==> flow/design.v <==
module b8Xb8_s16( 
  input clk,
  input rst_n, 
  input [7:0] in1_0  ,
  input [7:0] in1_1  ,
  input [7:0] in1_2  ,
  input [7:0] in1_3  ,
  input [7:0] in1_4  ,
  input [7:0] in1_5  ,
  input [7:0] in1_6  ,
  input [7:0] in1_7  ,
  input [7:0] in1_8  ,
  input [7:0] in1_9  ,
  input [7:0] in1_10 ,
  input [7:0] in1_11 ,
  input [7:0] in1_12 ,
  input [7:0] in1_13 ,
  input [7:0] in1_14 ,
  input [7:0] in1_15 ,
  input [7:0] in2_0  ,
  input [7:0] in2_1  ,
  input [7:0] in2_2  ,
  input [7:0] in2_3  ,
  input [7:0] in2_4  ,
  input [7:0] in2_5  ,
  input [7:0] in2_6  ,
  input [7:0] in2_7  ,
  input [7:0] in2_8  ,
  input [7:0] in2_9  ,
  input [7:0] in2_10 ,
  input [7:0] in2_11 ,
  input [7:0] in2_12 ,
  input [7:0] in2_13 ,
  input [7:0] in2_14 ,
  input [7:0] in2_15 ,
  output [11:0] out
  );
  reg [19:0] psum;
  reg [15:0] prod_0  ;
  reg [15:0] prod_1  ;
  reg [15:0] prod_2  ;
  reg [15:0] prod_3  ;
  reg [15:0] prod_4  ;
  reg [15:0] prod_5  ;
  reg [15:0] prod_6  ;
  reg [15:0] prod_7  ;
  reg [15:0] prod_8  ;
  reg [15:0] prod_9  ;
  reg [15:0] prod_10 ;
  reg [15:0] prod_11 ;
  reg [15:0] prod_12 ;
  reg [15:0] prod_13 ;
  reg [15:0] prod_14 ;
  reg [15:0] prod_15 ;
  always @(negedge rst_n or posedge clk) begin
    if (rst_n == 1'b0) begin
      prod_0  <= 16'b0;
      prod_1  <= 16'b0;
      prod_2  <= 16'b0;
      prod_3  <= 16'b0;
      prod_4  <= 16'b0;
      prod_5  <= 16'b0;
      prod_6  <= 16'b0;
      prod_7  <= 16'b0;
      prod_8  <= 16'b0;
      prod_9  <= 16'b0;
      prod_10 <= 16'b0;
      prod_11 <= 16'b0;
      prod_12 <= 16'b0;
      prod_13 <= 16'b0;
      prod_14 <= 16'b0;
      prod_15 <= 16'b0;
      psum <= 20'b0;
    end else begin
      prod_0  <= in1_0  * in2_0  ;
      prod_1  <= in1_1  * in2_1  ;
      prod_2  <= in1_2  * in2_2  ;
      prod_3  <= in1_3  * in2_3  ;
      prod_4  <= in1_4  * in2_4  ;
      prod_5  <= in1_5  * in2_5  ;
      prod_6  <= in1_6  * in2_6  ;
      prod_7  <= in1_7  * in2_7  ;
      prod_8  <= in1_8  * in2_8  ;
      prod_9  <= in1_9  * in2_9  ;
      prod_10 <= in1_10 * in2_10 ;
      prod_11 <= in1_11 * in2_11 ;
      prod_12 <= in1_12 * in2_12 ;
      prod_13 <= in1_13 * in2_13 ;
      prod_14 <= in1_14 * in2_14 ;
      prod_15 <= in1_15 * in2_15 ;
      psum <= prod_0  + prod_1  + prod_2  + prod_3
           + prod_4  + prod_5  + prod_6  + prod_7
           + prod_8  + prod_9  + prod_10 + prod_11
           + prod_12 + prod_13 + prod_14 + prod_15;
    end
  end
  assign out = psum[19:9];
endmodule
Step by step through the tools: b8Xb8_s16. The steps from the RTL of b8Xb8_s16 to its reports follow in flow order. Line numbers count from 1 in the design file above. Cell names lack the library's common part. A cell with - has no value.

Top module: b8Xb8_s16. Clock: clk. Library: sky130hd. Timing corner: tt_025C_1v80.

Elaborated design. Yosys after proc, flatten, opt, wreduce and memory -nomap, before mapping. Enables and synchronous resets that opt folds into registers are not counted as muxes. Memory bits, and registers merged into a memory's read port (data or address), are not among the register bits. Print and check cells are not counted. Equal cells are merged and count once.

The entry for shift operators reads 0. Under bitwise operators stands 0. Under multiplexer cells stands 0. The entry for equality and inequality tests reads 0. For magnitude comparators the number is 0. The figure for add/subtract/negate cells is 15. Under div/mod/pow operators stands 0. Under $mul stands 16. The entry for reductions and logical operators reads 0.

Operators by type and width (number): 8-bit by 8-bit multiplier with 16-bit output (16); 20-bit by 16-bit adder with 20-bit output (11); 19-bit by 16-bit adder with 20-bit output (1); 18-bit by 16-bit adder with 19-bit output (1); 17-bit by 16-bit adder with 18-bit output (1); 16-bit by 16-bit adder with 17-bit output (1).

Output and inout port bits: 12. For clocked read ports x word width the number is 0. Elaborated cells: 48. For memory bits (read-only) the number is 0. Memories kept: 0. For register bits after elaboration the number is 276. Under bits of input ports stands 258. Memory bits (writable): 0. Bits in latches: 0.

Longest topological paths. Longest topological path by Yosys (ltp), each cell counted once; first at word level (registers and memories cut), then after technology mapping (sequential cells cut; the memories' decode and read muxes count).

The entry for word-level depth reads 15. Under ABC_AREA stands 0. Gate-level depth with buffers: 19.

Mapped cells and area. The flow's flattened synthesis, as Yosys stat reports it; memories are mapped. The netlist is that of the ABC_AREA named above (0 if unset); the other value can give another one.

The figure for mapped area is 0.0451583 sq mm. Flip-flop cells: 267. For area of sequential cells the number is 0.0066814 sq mm. The figure for standard cells after synthesis is 4684.

Cells by type (number): fa_1 (795); ha_1 (602); dfrtp_1 (267); inv_1 (1113); and2_1 (559); nand2_1 (522); xnor2_1 (153); a21oi_1 (116); nor2_1 (107); o21ai_0 (59); a211oi_1 (36); o21a_1 (36); or3_1 (28); a21o_1 (23); nand2b_1 (26); nor3_1 (32); o31ai_1 (20); xor2_1 (17).

Not listed: further types 46, cells in them 173.

Path before layout. OpenSTA on the mapped netlist: ideal clock, no wires. The path of least setup slack (recovery checks aside). Input and output delay are each 20% of the period. Register names are those of the netlist, which keeps one name where synthesis merged equal registers.

Path type: in2reg. From: input in1_3[5]. To: register prod_3[15]. Setup slack: 2.144 ns. For arrival the number is 5.231 ns. The entry for external input delay reads 1.500 ns. Time at the first pin: 1.500 ns. The entry for stages on the path reads 15. The entry for delay of the path reads 3.856 ns. For clock period the number is 7.5 ns. Under synthesis period reached stands 5.356 ns.

"delay of the path" is the arrival time less input delay plus setup time. "stages on the path" counts driving pins, that of a launching flip-flop among them; a cell with two outputs on the path counts twice. "synthesis period reached" is the clock period less the worst setup slack; recovery checks do not enter. This is arithmetic on one report: input and output delays are still those of the set period (20% each). Between the ends stands the longest chain of elaborated cells between them, by number of cells; it is not shown to be the way that was timed. Of several equally long chains one is given. Each line given opens the expression or statement behind the cell; cells for indexed reads and writes are added by Yosys, which also makes memories of some case tables.

Cell sequence: clkbuf_1 nand2_1 fa_1 fa_1 inv_1 fa_1 inv_1 fa_1 inv_1 ha_1 or3_1 o21a_1 a22o_1 o41a_1 xnor2_1. Under cells in the longest elaborated chain stands 1. The entry for elaborated cells on any way between the ends reads 1. RTL lines with such cells: 1. Those cells by class: mul (1).

Ends and longest elaborated chain, post-synthesis: from (decl) (RTL line 7) `input [7:0] in1_3  ,`; 8-bit by 8-bit multiplier with 16-bit output (RTL line 78) `prod_3  <= in1_3  * in2_3  ;`; to (assign) (RTL line 60) `prod_3  <= 16'b0;`; to (assign) (RTL line 78); to (decl) (RTL line 42) `reg [15:0] prod_3  ;`.

Timing after layout. Path of least setup slack in the final report of flow run 1 (OpenROAD, finished layout, wires in). Where an end is a register, its clock arrival counts in the times.

Path type: in2reg. From: input in1_6[5]. To: register prod_6[15]. Setup slack: 1.85 ns. For arrival the number is 6.06 ns. Time at the first pin: 1.50 ns. The entry for external input delay reads 1.50 ns. The entry for stages on the path reads 16. For clock period the number is 7.5 ns.

Between the ends stands the longest chain of elaborated cells between them, by number of cells; it is not shown to be the way that was timed. Of several equally long chains one is given.

Cell sequence: clkdlybuf4s50_1 nand2_1 fa_1 fa_1 inv_1 fa_1 inv_1 fa_1 inv_1 ha_1 o21ai_0 a21oi_1 o211ai_1 a21o_1 and3_1 a311oi_1. Under cells in the longest elaborated chain stands 1. The entry for elaborated cells on any way between the ends reads 1. RTL lines with such cells: 1. Those cells by class: mul (1).

Ends and longest elaborated chain, post-layout: from (decl) (RTL line 10) `input [7:0] in1_6  ,`; 8-bit by 8-bit multiplier with 16-bit output (RTL line 81) `prod_6  <= in1_6  * in2_6  ;`; to (assign) (RTL line 63) `prod_6  <= 16'b0;`; to (assign) (RTL line 81); to (decl) (RTL line 45) `reg [15:0] prod_6  ;`.

FLOW RESULTS
============

Measured results for b8Xb8_s16: 2 stored runs of the Yosys and OpenROAD flow on sky130hd. The settings differ; the order carries no meaning. The constraints put input and output delay at 20% of the set period each and load the outputs with 0.01 pF. "period reached" means the clock period less the worst setup slack. The figure is calculated, with input and output delays left at 20% of the set period. "time used up by the worst setup path" means the part of the period allowed to the worst setup path (the constraints hold back 20% at inputs and 20% at outputs) less its slack; where the path has registers, the arrival times of their clocks count too.

Files of flow run 1:
==> flow/run.sh <==
#!/bin/bash
# the make line also repeats the synthesis and layout settings of config.mk as NAME=value (left out here)
make -C /OpenROAD-flow-scripts/flow DESIGN_CONFIG=/design/flow/config.mk WORK_HOME=/design/flow/orfs CLKGATE_MAP_FILE= finish
==> flow/config.mk <==
export PLATFORM = sky130hd
export DESIGN_NAME = b8Xb8_s16
export DESIGN_NICKNAME = b8Xb8_s16
export VERILOG_FILES = /design/flow/design.v
export SDC_FILE = /design/flow/constraint.sdc
export NUM_CORES = 4
export LEC_CHECK = 0
export CAP_MARGIN = 20
export CORE_MARGIN = 2
export CORE_UTILIZATION = 40
export SLEW_MARGIN = 20
==> flow/constraint.sdc <==
create_clock -name core_clock -period 7.5 [get_ports {clk}]
set_input_delay 1.5000 -clock core_clock [delete_from_list [all_inputs] [get_ports {clk}]]
set_output_delay 1.5000 -clock core_clock [all_outputs]
set_load 0.01 [all_outputs]

Results of flow run 1. The smallest setup slack stands at 1.845 ns. The total die area is 0.1156 sq mm. The period reached comes to 5.655 ns. The time used up by the worst setup path is 4.15 ns. Worst setup path type: in2reg. The measured standard-cell area after layout is 0.0507649 sq mm. The mapped cell area after synthesis stands at 0.0451583 sq mm.

Files of flow run 2:
==> flow/run.sh <==
#!/bin/bash
# the make line also repeats the synthesis and layout settings of config.mk as NAME=value (left out here)
make -C /OpenROAD-flow-scripts/flow DESIGN_CONFIG=/design/flow/config.mk WORK_HOME=/design/flow/orfs CLKGATE_MAP_FILE= finish
==> flow/config.mk <==
export PLATFORM = sky130hd
export DESIGN_NAME = b8Xb8_s16
export DESIGN_NICKNAME = b8Xb8_s16
export VERILOG_FILES = /design/flow/design.v
export SDC_FILE = /design/flow/constraint.sdc
export NUM_CORES = 4
export LEC_CHECK = 0
export CAP_MARGIN = 20
export CELL_PAD_IN_SITES_GLOBAL_PLACEMENT = 3
export CORE_ASPECT_RATIO = 1.42
export CORE_MARGIN = 3
export CORE_UTILIZATION = 69
export GPL_TIMING_DRIVEN = 1
export HOLD_SLACK_MARGIN = 0.28
export SETUP_SLACK_MARGIN = 0.55
export SLEW_MARGIN = 20
==> flow/constraint.sdc <==
create_clock -name core_clock -period 6.53 [get_ports {clk}]
set_input_delay 1.3060 -clock core_clock [delete_from_list [all_inputs] [get_ports {clk}]]
set_output_delay 1.3060 -clock core_clock [all_outputs]
set_load 0.01 [all_outputs]

Outcome of flow run 2: no final report: placement broke off with GPL-0301.
